==> flow/design.v <==
`timescale 1ns / 1ps
module PCPU(
	input clock,
	input enable,
	input reset,
	input start,
	input [15:0] d_datain,
	input [15:0] i_datain,
	input [3:0] select_y,
	output wire [7:0] d_addr,
	output wire [15:0] d_dataout,
	output wire d_we,
	output wire [7:0] i_addr,
	output reg [15:0] y
);
reg state,next_state;
reg [7:0] pc;
reg [15:0] id_ir,ex_ir,mem_ir,wb_ir;
reg [15:0] reg_A, reg_B, reg_C, reg_C1, smdr, smdr1, ALUo; 
reg dw, zf, nf, cf, cin;
reg [15:0] gr[0:7];
assign d_dataout = smdr1;
assign d_we = dw;
assign d_addr = reg_C[7:0];
assign i_addr = pc;
always @(posedge clock or negedge reset)
	begin
		if (!reset)
			state <= 1'b0;
		else
			state <= next_state;
	end
always @(*)
	begin
		case (state)
			1'b0 : 
				if ((enable == 1'b1) && (start == 1'b1))  
					next_state <= 1'b1;
				else	
					next_state <= 1'b0;
			1'b1 :
				if ((enable == 1'b0) || (wb_ir[15:11] == 5'b00001)) 
					next_state <= 1'b0;
				else
					next_state <= 1'b1;
		endcase
	end
always @(posedge clock or negedge reset)
	begin
		if (!reset)
			begin
				id_ir <= 16'b0000_0000_0000_0000;
				pc <= 8'b0000_0000;
			end
		else if (state ==1'b1)
			begin	
            if((ex_ir[15:11] == 5'b11010 && zf == 1'b1) || (ex_ir[15:11] == 5'b11100 && nf == 1'b1)
				    ||(ex_ir[15:11] == 5'b11011 && zf == 1'b0) || (ex_ir[15:11] == 5'b11101 && nf == 1'b0)
					 ||(ex_ir[15:11] == 5'b11110 && cin == 1'b1) || (ex_ir[15:11] == 5'b11111 && cin == 1'b0)
					 || ex_ir[15:11] == 5'b11001)
					begin
					   pc <= ALUo[7:0];
					   id_ir <= 16'b0; 
				   end
				else if(id_ir[15:11] == 5'b11000)
				   begin
                  pc <= id_ir[7:0];	 
					   id_ir <= 16'b0;
               end
				else if(id_ir[15:11] == 5'b00001)  
					begin 
					   pc <= pc; 
					   id_ir <= id_ir; 
					end		
				else if((id_ir[15:11] == 5'b00010)&&(i_datain[15:11]!=5'b11000)&&(i_datain[15:11]!=5'b00000)&&(i_datain[15:11]!=5'b00001)) 
		         begin
		           if((id_ir[10:8]==i_datain[2:0])&&((i_datain[15:11]==5'b01000)||(i_datain[15:11]==5'b10001)
					   ||(i_datain[15:11]==5'b01010)||(i_datain[15:11]==5'b10010)||(i_datain[15:11]==5'b01100)||(i_datain[15:11]==5'b01101)
						||(i_datain[15:11]==5'b01110)||(i_datain[15:11]==5'b01111)))
			           begin
			             pc <= pc;
			             id_ir <= 16'b0;
			           end
			        else if((id_ir[10:8]==i_datain[6:4])&&((i_datain[15:11]==5'b00010)||(i_datain[15:11]==5'b00011)||(i_datain[15:11]==5'b01000)
				      ||(i_datain[15:11]==5'b10001)||(i_datain[15:11]==5'b01010)||(i_datain[15:11]==5'b10010)||(i_datain[15:11]==5'b01101)
						||(i_datain[15:11]==5'b01110)||(i_datain[15:11]==5'b01111)||(i_datain[15:11]==5'b01100)||(i_datain[15:11]==5'b00100)
						||(i_datain[15:11]==5'b00110)||(i_datain[15:11]==5'b00101)||(i_datain[15:11]==5'b00111)))
			           begin
			             pc <= pc;
			             id_ir <= 16'b0;
			           end
		           else if((id_ir[10:8]==i_datain[10:8])&&((i_datain[15:11]==5'b00011)||(i_datain[15:11]==5'b10000)
				      ||(i_datain[15:11]==5'b01011)||(i_datain[15:11]==5'b11001)||(i_datain[15:11]==5'b11010)||(i_datain[15:11]==5'b11011)
					   ||(i_datain[15:11]==5'b11100)||(i_datain[15:11]==5'b11101)||(i_datain[15:11]==5'b11110)||(i_datain[15:11]==5'b11111)||(i_datain[15:11]==5'b01001)))
			           begin
			             pc <= pc;
			             id_ir <= 16'b0;
			           end
					  else
					     begin
						    pc <= pc + 1'b1;
			             id_ir <= i_datain;
						  end
				   end
				else
				   begin
					   pc <= pc + 1'b1;
					   id_ir <= i_datain;
					end
			end
         else if(state==1'b0)
				begin
				   id_ir <= id_ir;
					pc <= pc;
				end			
	end
always @(posedge clock or negedge reset)
	begin
		if (!reset)
			begin
				ex_ir <= 16'b0000_0000_0000_0000;
				reg_A <= 16'b0000_0000_0000_0000;
				reg_B <= 16'b0000_0000_0000_0000; 
				smdr <= 16'b0000_0000_0000_0000;
			end
		else if(state == 1'b1 && ((ex_ir[15:11]==5'b11010 && zf==1'b1) ||(ex_ir[15:11]==5'b11011 && zf==1'b0) 
		      ||(ex_ir[15:11]==5'b11100 && nf==1'b1) || (ex_ir[15:11]==5'b11101 && nf==1'b0) ||(ex_ir[15:11]==5'b11110 && cin==1'b1)
            ||(ex_ir[15:11]==5'b11111 && cin==1'b0) || ex_ir[15:11]==5'b11001))
              ex_ir <= 16'b0;
      else if (state == 1'b1)
			begin
				ex_ir <= id_ir;
				if ((id_ir[15:11] == 5'b11010) || (id_ir[15:11] == 5'b11011) || (id_ir[15:11] == 5'b11100) || (id_ir[15:11] == 5'b11101) 
				  || (id_ir[15:11] == 5'b11110) || (id_ir[15:11] == 5'b11111) || (id_ir[15:11] == 5'b10000) || (id_ir[15:11] == 5'b01001) 
				  || (id_ir[15:11] == 5'b01011) || (id_ir[15:11] == 5'b11001)) 
				  begin
				   if(id_ir[10:8]==ex_ir[10:8]&&(ex_ir[15:11] == 5'b01000 || ex_ir[15:11] == 5'b10000 || ex_ir[15:11] == 5'b01001 || ex_ir[15:11] == 5'b01010
						  || ex_ir[15:11] == 5'b01011 || ex_ir[15:11] == 5'b10001 || ex_ir[15:11] == 5'b10010 || ex_ir[15:11] == 5'b01101 
						  || ex_ir[15:11] == 5'b01110 || ex_ir[15:11] == 5'b01111 || ex_ir[15:11] == 5'b00100 || ex_ir[15:11] == 5'b00110
						  || ex_ir[15:11] == 5'b00101 || ex_ir[15:11] == 5'b00111 ))
					   reg_A <= ALUo; 
					else if(id_ir[10:8] == mem_ir[10:8]&&(mem_ir[15:11] == 5'b01000 || mem_ir[15:11] == 5'b10000 || mem_ir[15:11] == 5'b01001 
						    || mem_ir[15:11] == 5'b01010 || mem_ir[15:11] == 5'b01011 || mem_ir[15:11] == 5'b10001 
							 || mem_ir[15:11] == 5'b10010 || mem_ir[15:11] == 5'b01101 || mem_ir[15:11] == 5'b01110 || mem_ir[15:11] == 5'b01111 
							 || mem_ir[15:11] == 5'b00100 || mem_ir[15:11] == 5'b00110 || mem_ir[15:11] == 5'b00101 || mem_ir[15:11] == 5'b00111 
							 || mem_ir[15:11] == 5'b00010))
						     begin
							     if(mem_ir[15:11]==5'b00010)   
		                       reg_A <= d_datain;
		                    else
	                          reg_A <= reg_C;  
                       end
               else if(wb_ir[10:8] == id_ir[10:8]&&(wb_ir[15:11] == 5'b01000 || wb_ir[15:11] == 5'b10000 || wb_ir[15:11] == 5'b01001 || wb_ir[15:11] == 5'b01010
						    || wb_ir[15:11] == 5'b01011 || wb_ir[15:11] == 5'b10001 || wb_ir[15:11] == 5'b10010 || wb_ir[15:11] == 5'b01101 
						    || wb_ir[15:11] == 5'b01110 || wb_ir[15:11] == 5'b01111 || wb_ir[15:11] == 5'b00100 || wb_ir[15:11] == 5'b00110
						    || wb_ir[15:11] == 5'b00101 || wb_ir[15:11] == 5'b00111 || wb_ir[15:11] == 5'b00010 ))
                       reg_A <= reg_C1;					
					else
					   reg_A <= gr[(id_ir[10:8])]; 
				  end
				else if(id_ir[15:11] == 5'b00010 || id_ir[15:11] == 5'b00011 || id_ir[15:11] == 5'b01000 || id_ir[15:11] == 5'b01010 
				        || id_ir[15:11] == 5'b10001 || id_ir[15:11] == 5'b10010 || id_ir[15:11] == 5'b01100 || id_ir[15:11] == 5'b01101 
						  || id_ir[15:11] == 5'b01110 || id_ir[15:11] == 5'b01111 || id_ir[15:11] == 5'b00100 || id_ir[15:11] == 5'b00110 
						  || id_ir[15:11] == 5'b00101 || id_ir[15:11] == 5'b00111) 
				    begin
					   if( (ex_ir[15:11] == 5'b01000 || ex_ir[15:11] == 5'b10000 || ex_ir[15:11] == 5'b01001 || ex_ir[15:11] == 5'b01010
						  || ex_ir[15:11] == 5'b01011 || ex_ir[15:11] == 5'b10001 || ex_ir[15:11] == 5'b10010 || ex_ir[15:11] == 5'b01101 
						  || ex_ir[15:11] == 5'b01110 || ex_ir[15:11] == 5'b01111 || ex_ir[15:11] == 5'b00100 || ex_ir[15:11] == 5'b00110
						  || ex_ir[15:11] == 5'b00101 || ex_ir[15:11] == 5'b00111 )&& ex_ir[10:8] == id_ir[6:4])
						    reg_A <= ALUo;
						else if( (mem_ir[15:11] == 5'b01000 || mem_ir[15:11] == 5'b10000 || mem_ir[15:11] == 5'b01001 
						      || mem_ir[15:11] == 5'b01010 || mem_ir[15:11] == 5'b01011 || mem_ir[15:11] == 5'b10001 
							   || mem_ir[15:11] == 5'b10010 || mem_ir[15:11] == 5'b01101 || mem_ir[15:11] == 5'b01110 || mem_ir[15:11] == 5'b01111 
							   || mem_ir[15:11] == 5'b00100 || mem_ir[15:11] == 5'b00110 || mem_ir[15:11] == 5'b00101 || mem_ir[15:11] == 5'b00111 
							   || mem_ir[15:11] == 5'b00010)&& mem_ir[10:8] == id_ir[6:4])
							     if(mem_ir[15:11]==5'b00010)
	                          reg_A <= d_datain;
	                       else
							        reg_A <= reg_C;
						else if( (wb_ir[15:11] == 5'b01000 || wb_ir[15:11] == 5'b10000 || wb_ir[15:11] == 5'b01001 || wb_ir[15:11] == 5'b01010
						    || wb_ir[15:11] == 5'b01011 || wb_ir[15:11] == 5'b10001 || wb_ir[15:11] == 5'b10010 || wb_ir[15:11] == 5'b01101 
						    || wb_ir[15:11] == 5'b01110 || wb_ir[15:11] == 5'b01111 || wb_ir[15:11] == 5'b00100 || wb_ir[15:11] == 5'b00110
						    || wb_ir[15:11] == 5'b00101 || wb_ir[15:11] == 5'b00111 || wb_ir[15:11] == 5'b00010 )&& wb_ir[10:8] == id_ir[6:4])
							 reg_A <= reg_C1;
						else
						    reg_A <= gr[id_ir[6:4]]; 
					 end	
			   else if((mem_ir[15:11]==5'b11010 && zf==1'b1) ||(mem_ir[15:11]==5'b11011 && zf==1'b0) 
		          ||(mem_ir[15:11]==5'b11100 && nf==1'b1) || (mem_ir[15:11]==5'b11101 && nf==1'b0) ||(mem_ir[15:11]==5'b11110 && cin==1'b1)
                ||(mem_ir[15:11]==5'b11111 && cin==1'b0) || mem_ir[15:11]==5'b11001)
                    reg_A <= 16'b0;  
				else if(id_ir[15:11] == 5'b11000)
					reg_A <= 16'b0;
				else
					reg_A <= gr[id_ir[6:4]]; 
				if (id_ir[15:11] == 5'b00010 || id_ir[15:11] == 5'b00011 || id_ir[15:11] == 5'b00100 || (id_ir[15:11] == 5'b00110) 
				  || (id_ir[15:11] == 5'b00101) || (id_ir[15:11] == 5'b00111))
					reg_B <= {12'b0000_0000_0000, id_ir[3:0]}; 
				else if ((id_ir[15:11] == 5'b11010) || (id_ir[15:11] == 5'b11011) || (id_ir[15:11] == 5'b11100) || (id_ir[15:11] == 5'b11101)
				      || (id_ir[15:11] == 5'b11110) || (id_ir[15:11] == 5'b11111)
				      || (id_ir[15:11] == 5'b01001) || (id_ir[15:11] == 5'b01011) || (id_ir[15:11] == 5'b11001))
					reg_B <= {8'b0000_0000, id_ir[7:0]}; 
				else if(id_ir[15:11] == 5'b10000)
				   reg_B <= {id_ir[7:0], 8'b0000_0000}; 
				else if(id_ir[15:11] == 5'b01000 || id_ir[15:11] == 5'b01010 || id_ir[15:11] == 5'b10001 || id_ir[15:11] == 5'b10010 
				    || id_ir[15:11] == 5'b01100 || id_ir[15:11] == 5'b01101 || id_ir[15:11] == 5'b01110 || id_ir[15:11] == 5'b01111)
				   begin
					   if( (ex_ir[15:11] == 5'b01000 || ex_ir[15:11] == 5'b10000 || ex_ir[15:11] == 5'b01001 || ex_ir[15:11] == 5'b01010
						  || ex_ir[15:11] == 5'b01011 || ex_ir[15:11] == 5'b10001 || ex_ir[15:11] == 5'b10010 || ex_ir[15:11] == 5'b01101 
						  || ex_ir[15:11] == 5'b01110 || ex_ir[15:11] == 5'b01111 || ex_ir[15:11] == 5'b00100 || ex_ir[15:11] == 5'b00110
						  || ex_ir[15:11] == 5'b00101 || ex_ir[15:11] == 5'b00111 )&& ex_ir[10:8] == id_ir[2:0])
						    reg_B <= ALUo;
						else if( (mem_ir[15:11] == 5'b01000 || mem_ir[15:11] == 5'b10000 || mem_ir[15:11] == 5'b01001 
						   || mem_ir[15:11] == 5'b00010 || mem_ir[15:11] == 5'b01010 || mem_ir[15:11] == 5'b01011 || mem_ir[15:11] == 5'b10001 
							|| mem_ir[15:11] == 5'b10010 || mem_ir[15:11] == 5'b01101 || mem_ir[15:11] == 5'b01110 || mem_ir[15:11] == 5'b01111
							|| mem_ir[15:11] == 5'b00100 || mem_ir[15:11] == 5'b00110 || mem_ir[15:11] == 5'b00101 || mem_ir[15:11] == 5'b00111 )
							&& mem_ir[10:8] == id_ir[2:0])
                      begin
		                   if(mem_ir[15:11]==5'b00010)
		                       reg_B <= d_datain;
		                   else
		                       reg_B <= reg_C;
                      end
						else if( (wb_ir[15:11] == 5'b01000 || wb_ir[15:11] == 5'b10000 || wb_ir[15:11] == 5'b01001 || wb_ir[15:11] == 5'b01010
						   || wb_ir[15:11] == 5'b01011 || wb_ir[15:11] == 5'b10001 || wb_ir[15:11] == 5'b10010 || wb_ir[15:11] == 5'b01101 
						   || wb_ir[15:11] == 5'b01110 || wb_ir[15:11] == 5'b01111 || wb_ir[15:11] == 5'b00100 || wb_ir[15:11] == 5'b00110
						   || wb_ir[15:11] == 5'b00101 || wb_ir[15:11] == 5'b00111 || wb_ir[15:11] == 5'b00010)&& wb_ir[10:8] == id_ir[2:0])
							 reg_B <= reg_C1;
						else
						    reg_B <= gr[id_ir[2:0]]; 
					 end
				else if((mem_ir[15:11]==5'b11010 && zf==1'b1) ||(mem_ir[15:11]==5'b11011 && zf==1'b0) 
		          ||(mem_ir[15:11]==5'b11100 && nf==1'b1) || (mem_ir[15:11]==5'b11101 && nf==1'b0) ||(mem_ir[15:11]==5'b11110 && cin==1'b1)
                ||(mem_ir[15:11]==5'b11111 && cin==1'b0) || mem_ir[15:11]==5'b11001)
                    reg_B <= 16'b0; 
				else if(id_ir[15:11] == 5'b11000)
				   reg_B <= 16'b0;
				else
					reg_B <= gr[id_ir[2:0]]; 
			   if (id_ir[15:11] == 5'b00011)
				   begin
					  if(id_ir[10:8] == ex_ir[10:8] && (ex_ir[15:11] == 5'b01000 || ex_ir[15:11] == 5'b10000 || ex_ir[15:11] == 5'b01001 
					     || ex_ir[15:11] == 5'b01010 || ex_ir[15:11] == 5'b01011 || ex_ir[15:11] == 5'b10001 || ex_ir[15:11] == 5'b10010 
					     || ex_ir[15:11] == 5'b01101 || ex_ir[15:11] == 5'b01110 || ex_ir[15:11] == 5'b01111 || ex_ir[15:11] == 5'b00100 
					     || ex_ir[15:11] == 5'b00110 || ex_ir[15:11] == 5'b00101 || ex_ir[15:11] == 5'b00111 ))
						   smdr <= ALUo;
					  else if(id_ir[10:8] == mem_ir[10:8] && (mem_ir[15:11] == 5'b01000 || mem_ir[15:11] == 5'b10000 
					     || mem_ir[15:11] == 5'b01001 || mem_ir[15:11] == 5'b01010 || mem_ir[15:11] == 5'b01011 || mem_ir[15:11] == 5'b10001 
						  || mem_ir[15:11] == 5'b10010 || mem_ir[15:11] == 5'b01101 || mem_ir[15:11] == 5'b01110 || mem_ir[15:11] == 5'b01111
						  || mem_ir[15:11] == 5'b00100 || mem_ir[15:11] == 5'b00110 || mem_ir[15:11] == 5'b00101 || mem_ir[15:11] == 5'b00111
						  || mem_ir[15:11] == 5'b00010))
						   begin
		                  if(mem_ir[15:11]==5'b00010)
		                      smdr <= d_datain;
		                  else
		                      smdr <= reg_C;                  
                     end
					  else if(id_ir[10:8] == wb_ir[10:8] && (wb_ir[15:11] == 5'b01000 || wb_ir[15:11] == 5'b10000 
					     || wb_ir[15:11] == 5'b00010 || wb_ir[15:11] == 5'b01001 || wb_ir[15:11] == 5'b01010 || wb_ir[15:11] == 5'b01011 
						  || wb_ir[15:11] == 5'b10001 || wb_ir[15:11] == 5'b10010 || wb_ir[15:11] == 5'b01101 || wb_ir[15:11] == 5'b01110 
						  || wb_ir[15:11] == 5'b01111 || wb_ir[15:11] == 5'b00100 || wb_ir[15:11] == 5'b00110 || wb_ir[15:11] == 5'b00101 
						  || wb_ir[15:11] == 5'b00111 ))
						   smdr <= reg_C1;
					  else
					      smdr <= gr[id_ir[10:8]];
					end
				else
				    smdr <= gr[id_ir[10:8]];
			end
   end
reg signed [15:0] reg_A1; 
always @(*)
begin
  reg_A1 <= reg_A;
end
always @(*)
	begin
	  if(ex_ir[15:11] == 5'b01000 || ex_ir[15:11] == 5'b10000 || ex_ir[15:11] == 5'b01001) 
	     {cf, ALUo} <= reg_A + reg_B;
	  else if(ex_ir[15:11] == 5'b01100 || (ex_ir[15:11] == 5'b01010) || (ex_ir[15:11] == 5'b01011))
	     {cf, ALUo} <= reg_A - reg_B;
	  else if(ex_ir[15:11] == 5'b10001)
	     {cf, ALUo} <= reg_A + reg_B + cin;
	  else if(ex_ir[15:11] == 5'b10010)
	     {cf, ALUo} <= reg_A - reg_B - cin;
     else if(ex_ir[15:11] == 5'b01101)
        {cf, ALUo} <= reg_A & reg_B; 	  
	  else if(ex_ir[15:11] == 5'b01110)
	     {cf, ALUo} <= reg_A | reg_B;
	  else if(ex_ir[15:11] == 5'b01111)
	     {cf, ALUo} <= reg_A ^ reg_B;
	  else if(ex_ir[15:11] == 5'b00100)
	     {cf, ALUo} <= reg_A << reg_B;
	  else if(ex_ir[15:11] == 5'b00110)
	     {cf, ALUo} <= reg_A >> reg_B;
	  else if(ex_ir[15:11] == 5'b00101)
	     {cf, ALUo} <= reg_A <<< reg_B;
	  else if(ex_ir[15:11] == 5'b00111)
	     {cf, ALUo} <= reg_A1 >>> reg_B;
	  else if(ex_ir[15:11] == 5'b00010 || ex_ir[15:11] == 5'b00011 
	         || ex_ir[15:11] == 5'b11100 || ex_ir[15:11] == 5'b11101 || ex_ir[15:11] == 5'b11010 || ex_ir[15:11] == 5'b11011
				|| ex_ir[15:11] == 5'b11110 || ex_ir[15:11] == 5'b11111 || ex_ir[15:11] == 5'b11001)
		  {cf, ALUo} <= reg_A + reg_B;
	  else 
	     {cf, ALUo} <= 17'b0;
	end		
always @(posedge clock or negedge reset)
	begin
		if (!reset)
			begin
				mem_ir <= 16'b0000_0000_0000_0000;
				reg_C <= 16'b0000_0000_0000_0000;
				smdr1 <= 16'b0000_0000_0000_0000;
				zf <= 1'b0;
				nf <= 1'b0;
				cin <= 1'b0;
				dw <= 1'b0;
			end	
	   else if (state == 1'b1)
			begin
				mem_ir <= ex_ir;
				reg_C <= ALUo;
				if ((ex_ir[15:11] == 5'b01000) || (ex_ir[15:11] == 5'b01100) || (ex_ir[15:11] == 5'b10000) || (ex_ir[15:11] == 5'b01001) 
				 || (ex_ir[15:11] == 5'b10001) || (ex_ir[15:11] == 5'b01010) || (ex_ir[15:11] == 5'b01011) || (ex_ir[15:11] == 5'b10010))
					begin
						if (ALUo == 16'b0000_0000_0000_0000)
							zf <= 1'b1; 
						else
							zf <= 1'b0;
						if (ALUo[15] == 1'b1) 
							nf <= 1'b1;
						else
							nf <= 1'b0;
					end
				else
				  begin
				     zf <= zf;
					  nf <= nf;
				  end
				if ((ex_ir[15:11] == 5'b01000) || (ex_ir[15:11] == 5'b10000) || (ex_ir[15:11] == 5'b01001) || (ex_ir[15:11] == 5'b10001)
				 || (ex_ir[15:11] == 5'b01010) || (ex_ir[15:11] == 5'b01011) || (ex_ir[15:11] == 5'b10010))					
					  cin <= cf;
				else
					  cin <= cin; 
				if (ex_ir[15:11] == 5'b00011)
					begin
						dw <= 1'b1; 
						smdr1 <= smdr;
					end
				else
				   begin
					   dw <= 1'b0;
						smdr1 <= 16'b0;
					end
			end
   end	  
always @(posedge clock or negedge reset)
	begin
		if (!reset)
			begin
				wb_ir <= 16'b0000_0000_0000_0000;
				reg_C1 <= 16'b0000_0000_0000_0000;
			end	
		else if (state == 1'b1)
			begin
				wb_ir <= mem_ir;
				if (mem_ir[15:11] == 5'b00010)
						reg_C1 <= d_datain;
				else
						reg_C1 <= reg_C;
			end
   end		
always @(posedge clock or negedge reset)
	begin
		if (!reset)
			begin
				gr[7] <= 16'b0000_0000_0000_0000;
				gr[6] <= 16'b0000_0000_0000_0000;
				gr[5] <= 16'b0000_0000_0000_0000;
				gr[4] <= 16'b0000_0000_0000_0000;
				gr[3] <= 16'b0000_0000_0000_0000;
				gr[2] <= 16'b0000_0000_0000_0000;
				gr[1] <= 16'b0000_0000_0000_0000;
				gr[0] <= 16'b0000_0000_0000_0000;
			end	
		else if (state == 1'b1)
			begin
				if ((wb_ir[15:11] == 5'b00010) || (wb_ir[15:11] == 5'b01000) || (wb_ir[15:11] == 5'b10000) || (wb_ir[15:11] == 5'b01001)
				 || (wb_ir[15:11] == 5'b10001) || (wb_ir[15:11] == 5'b01010) || (wb_ir[15:11] == 5'b01011) || (wb_ir[15:11] == 5'b10010)
				 ||(wb_ir[15:11] == 5'b01101) ||(wb_ir[15:11] == 5'b01110) ||(wb_ir[15:11] == 5'b01111) || (wb_ir[15:11] == 5'b00100)
				 ||(wb_ir[15:11] == 5'b00110) ||(wb_ir[15:11] == 5'b00101) || (wb_ir[15:11] == 5'b00111))
					gr[wb_ir[10:8]] <= reg_C1; 
				else
				   gr[wb_ir[10:8]] <= gr[wb_ir[10:8]];
			end
   end		
always @(*)
begin
	case(select_y)
		4'b0000: y <= pc;
		4'b0001: y <= id_ir;
		4'b0010: y <= reg_A;
		4'b0011: y <= reg_B;
		4'b0100: y <= reg_C;
		4'b0101: y <= reg_C1;
		4'b0110: y <= {15'b000000000000000,zf};
		4'b0111: y <= {15'b000000000000000,cin};
		4'b1000: y <= {15'b000000000000000,nf};
		4'b1001: y <= gr[1];
		4'b1010: y <= gr[2];
		4'b1011: y <= gr[3];
		4'b1100: y <= gr[4];
		4'b1101: y <= gr[5];
		4'b1110: y <= gr[6];
		4'b1111: y <= gr[7];
endcase
end
endmodule
Reports on PCPU. Tool output for the design above, in the order of the flow. Lines are those of the file above, counted from 1. Cell names lack the library's common part. Not given: --

Top: PCPU. Clock port: clock. Library: sky130hd. Library corner: tt_025C_1v80.

After elaboration. Yosys after proc, flatten, opt, wreduce and memory -nomap, before mapping. Print and check cells are not counted.

Bits in registers: 301. Output and inout bits: 49. The entry for cells after elaboration reads 541.

The entry for $add $sub $neg reads 5. Under equal/unequal tests stands 174. Under shifts and indexed selects stands 4. Under mux-type cells stands 88. The entry for bitwise operators reads 9. For reductions and logical operators the number is 237.

Operators with widths (number): 16-bit two-way mux (58); 16-bit parallel mux with 8-bit select (3); 16-bit parallel mux with 16-bit select (1); 5-bit equality test with constant B (44); 17-bit two-way mux (12); 5-bit by 4-bit equality test with 1-bit output with constant B (38); 1-bit logical OR (186); 16-bit parallel mux with 7-bit select (1); 5-bit by 3-bit equality test with 1-bit output with constant B (20); 8-bit two-way mux (7); 3-bit equality test with constant B (16); 5-bit by 2-bit equality test with 1-bit output with constant B (8); 3-bit equality test (13); 4-bit equality test with constant B (8); 1-bit logical AND (30); 2-bit AND reduction (12); 3-bit by 2-bit equality test with 1-bit output with constant B (8); 16-bit by 16-bit adder with 17-bit output (1); 16-bit by 16-bit subtractor with 17-bit output (1); 16-bit by 16-bit << shifter with 17-bit output (1); 16-bit by 16-bit right shift with 17-bit output (1); 16-bit by 16-bit <<< shifter with 17-bit output (1); 16-bit by 16-bit >>> shifter with 17-bit output (1); 17-bit by 1-bit adder with 17-bit output (1); 17-bit by 1-bit subtractor with 17-bit output (1); 16-bit bitwise AND (1); 16-bit OR (1); 16-bit bitwise XOR (1).

Not listed: further kinds 19, cells in them 41.

Logic depth. Depth = most cells in a row (Yosys ltp): at word level without a register or memory, in the mapped netlist without a sequential cell, where the memories' decode and read muxes count.

The figure for word-level depth is 26. For ABC_AREA the number is 0. For gate-level depth with buffers the number is 18. Under gate-level depth less buffers stands 15.

After synthesis. Source: synth_stat.txt of the flow (Yosys; design flattened, memories mapped). It holds for the ABC_AREA given above (unset counts as 0); a run with the other value may have another netlist.

Cell types: dfrtp_1 (number 277, total area 6.93E+03 sq um); mux4_2 (number 73, total area 1.64E+03 sq um); o21ai_0 (number 304, total area 1.52E+03 sq um); nand2_1 (number 352, total area 1.32E+03 sq um); mux2i_1 (number 112, total area 1.12E+03 sq um); nor2_1 (number 293, total area 1.1E+03 sq um); a21oi_1 (number 207, total area 1.04E+03 sq um); clkbuf_1 (number 213, total area 799.517 sq um); mux2_2 (number 71, total area 799.517 sq um); a22o_1 (number 90, total area 788.256 sq um); ha_1 (number 53, total area 663.136 sq um); a221oi_1 (number 74, total area 648.122 sq um); nand3_1 (number 86, total area 430.413 sq um); xor2_1 (number 44, total area 385.37 sq um); o211ai_1 (number 48, total area 360.346 sq um); a211oi_1 (number 46, total area 345.331 sq um); a22oi_1 (number 46, total area 345.331 sq um); inv_1 (number 90, total area 337.824 sq um).

Other cell types: 83; their cells: 696.

Under cell count stands 3175. The figure for chip area (Yosys) is 25728.4 sq um. Under sequential part of the area stands 6931.6 sq um. For mapped flip-flops the number is 277.

Worst setup path after synthesis. OpenSTA on the mapped netlist: ideal clock, no wires. The path of least setup slack (recovery checks aside). Input and output delay are each 20% of the period. Register names are those of the netlist, which keeps one name where synthesis merged equal registers.

Path type: register -> register. Start: register reg_B[2]. End: register zf. The entry for period reads 5.5 ns. The figure for setup time is 0.077 ns. Under time at the first pin stands 0.000 ns. Under data arrival time stands 4.140 ns. For required time the number is 5.423 ns. Under slack stands 1.283 ns. Delay of the path: 4.217 ns. Under stages on the path stands 18. The figure for path buffers is 4. Period reached after synthesis: 4.217 ns.

"delay of the path" = arrival - input delay + setup time. "stages on the path": output pins that drive a net of the path, with the launching flip-flop's if there is one; two outputs of one cell count as two. "period reached after synthesis" = period - worst setup slack (recovery checks aside). The figure is calculated, with input and output delays left at 20% of the set period. Between the ends stands the longest chain of elaborated cells between them, by number of cells; it is not shown to be the way that was timed. Of several equally long chains one is given. A line is the first line of the expression or statement that the cell stems from. Yosys adds cells for indexed reads and writes and turns some case tables into memories. At most two assigning lines are given for a register; there are more.

Path through: dfrtp_1 -> buf_2 -> inv_2 -> buf_2 -> buf_1 -> ha_1 -> buf_6 -> a21o_1 -> a31oi_1 -> nand4_1 -> nor4_2 -> nor4b_4 -> xnor2_1 -> nor2_1 -> a2111oi_2 -> nor4b_1 -> nand4_1 -> o21ai_1. For cells in the longest elaborated chain the number is 15.

RTL lines, path post-synthesis: from (decl) (RTL line 19) `reg [15:0] reg_A, reg_B, reg_C, reg_C1, smdr, smdr1, ALUo;`; from (assign) (RTL line 198) `reg_B <= {12'b0000_0000_0000, id_ir[3:0]};`; from (assign) (RTL line 202) `reg_B <= {8'b0000_0000, id_ir[7:0]};`; 16-bit by 16-bit adder with 17-bit output (RTL line 303) `{cf, ALUo} <= reg_A + reg_B;`; 17-bit two-way mux (RTL line 300) `else if(ex_ir[15:11] == 5'b00010 || ex_ir[15:11] == 5'b00011`; 17-bit two-way mux (RTL line 298) `else if(ex_ir[15:11] == 5'b00111)`; 17-bit two-way mux (RTL line 296) `else if(ex_ir[15:11] == 5'b00101)`; 17-bit two-way mux (RTL line 294) `else if(ex_ir[15:11] == 5'b00110)`; 17-bit two-way mux (RTL line 292) `else if(ex_ir[15:11] == 5'b00100)`; 17-bit two-way mux (RTL line 290) `else if(ex_ir[15:11] == 5'b01111)`; 17-bit two-way mux (RTL line 288) `else if(ex_ir[15:11] == 5'b01110)`; 17-bit two-way mux (RTL line 286) `else if(ex_ir[15:11] == 5'b01101)`; 17-bit two-way mux (RTL line 284) `else if(ex_ir[15:11] == 5'b10010)`; 17-bit two-way mux (RTL line 282) `else if(ex_ir[15:11] == 5'b10001)`; 17-bit two-way mux (RTL line 280) `else if(ex_ir[15:11] == 5'b01100 || (ex_ir[15:11] == 5'b01010) || (ex_ir[15:11] == 5'b01011))`; 17-bit two-way mux (RTL line 278) `if(ex_ir[15:11] == 5'b01000 || ex_ir[15:11] == 5'b10000 || ex_ir[15:11] == 5'b01001)`; 16-bit logical NOT (RTL line 326) `if (ALUo == 16'b0000_0000_0000_0000)`; 1-bit two-way mux (RTL line 326); to (assign) (RTL line 327) `zf <= 1'b1;`; to (assign) (RTL line 337) `zf <= zf;`; to (decl) (RTL line 20) `reg dw, zf, nf, cf, cin;`.

Path in the finished layout. Path of least setup slack in the final report of flow run D (OpenROAD, finished layout, wires in). Where an end is a register, its clock arrival counts in the times.

Path type: input -> output. Start: input port select_y[1]. End: output port y[2]. The entry for period reads 6.95 ns. Under input delay stands 1.39 ns. For output delay the number is 1.39 ns. Under time at the first pin stands 1.39 ns. Under data arrival time stands 4.50 ns. For required time the number is 5.56 ns. Under slack stands 1.06 ns. Under stages on the path stands 7. The figure for path buffers is 2.

Between the ends stands the longest chain of elaborated cells between them, by number of cells; it is not shown to be the way that was timed. Of several equally long chains one is given.

Path through: clkdlybuf4s50_1 -> nand2_1 -> nor2_1 -> a22oi_1 -> and4_1 -> a31oi_1 -> clkdlybuf4s50_1. For cells in the longest elaborated chain the number is 2.

RTL lines, path post-layout: from (decl) (RTL line 9) `input [3:0] select_y,`; 4-bit equality test (RTL line 399) `case(select_y)`; 16-bit parallel mux with 16-bit select (RTL line 399); to (decl) (RTL line 14) `output reg [15:0] y`.

Subject: PCPU on sky130hd, stored results

Hello all,

Measured data: module PCPU, platform sky130hd, 4 stored runs of the flow under differing settings, order arbitrary. Input and output delays are each 20% of the period that was set; the output load is 0.01 pF. "achieved period" is the run's clock period less its worst setup slack. It is reckoned from that one timing run; input and output delays stay at 20% of the period that was set. "worst setup path time" = time allowed to the worst setup path (clock period - input delay - output delay, where it has them) - its slack; a late launch clock adds to it, a late capture clock takes from it. "power consumption": no workload was simulated; the value follows from the tool's default switching activity.

Flow run A has these settings: CAP_MARGIN 5; CELL_PAD_IN_SITES_DETAIL_PLACEMENT 2; CELL_PAD_IN_SITES_GLOBAL_PLACEMENT 1; CORE_ASPECT_RATIO 1.01; CORE_MARGIN 10; CORE_UTILIZATION 70; CTS_CLUSTER_DIAMETER 381; CTS_CLUSTER_SIZE 18; GPL_ROUTABILITY_DRIVEN 1; GPL_TIMING_DRIVEN 1; MIN_ROUTING_LAYER met2; period_ns 5.71; SLEW_MARGIN 20. Outcome: no results, placement failed with GPL-0301.

Flow run B has these settings: ABC_AREA 1; CELL_PAD_IN_SITES_DETAIL_PLACEMENT 0; CORE_UTILIZATION 48; CTS_CLUSTER_DIAMETER 151; HOLD_SLACK_MARGIN 0.1; MIN_ROUTING_LAYER met2; SETUP_SLACK_MARGIN 0.02; period_ns 8.25; CAP_MARGIN 20; CORE_MARGIN 2; SLEW_MARGIN 20. Outcome: no results, routing failed with GRT-0116.

Flow run C has these settings: ABC_AREA 1; CAP_MARGIN 15; CELL_PAD_IN_SITES_DETAIL_PLACEMENT 1; CELL_PAD_IN_SITES_GLOBAL_PLACEMENT 2; CORE_ASPECT_RATIO 0.85; CORE_MARGIN 4; CORE_UTILIZATION 60; CTS_CLUSTER_DIAMETER 260; CTS_CLUSTER_SIZE 28; GPL_ROUTABILITY_DRIVEN 0; GPL_TIMING_DRIVEN 1; HOLD_SLACK_MARGIN 0.13; MAX_ROUTING_LAYER met5; PLACE_DENSITY_LB_ADDON 0.03; SETUP_SLACK_MARGIN 0.87; SLEW_MARGIN 5; period_ns 5.14. Outcome: no results, placement failed with FLW-0024.

Flow run D has these settings: CORE_UTILIZATION 40; period_ns 6.95; CAP_MARGIN 20; CORE_MARGIN 2; SLEW_MARGIN 20. The area of the synthesized netlist reads 25,728.4 sq um. The die area reads 66,365.5 sq um. The standard-cell area after layout stands at 28,386.0 sq um. For the post-layout utilization the run shows 0.448. The setup slack of the worst path stands at 1.064 ns. The summed negative setup slack stands at 0.000 ns. The worst-case hold slack is 0.479 ns. The power consumption comes to 17,762 uW. For the achieved period the run shows 5.886 ns. The measured worst setup path time is 3.11 ns. Class of the worst setup path: input -> output.

Thanks
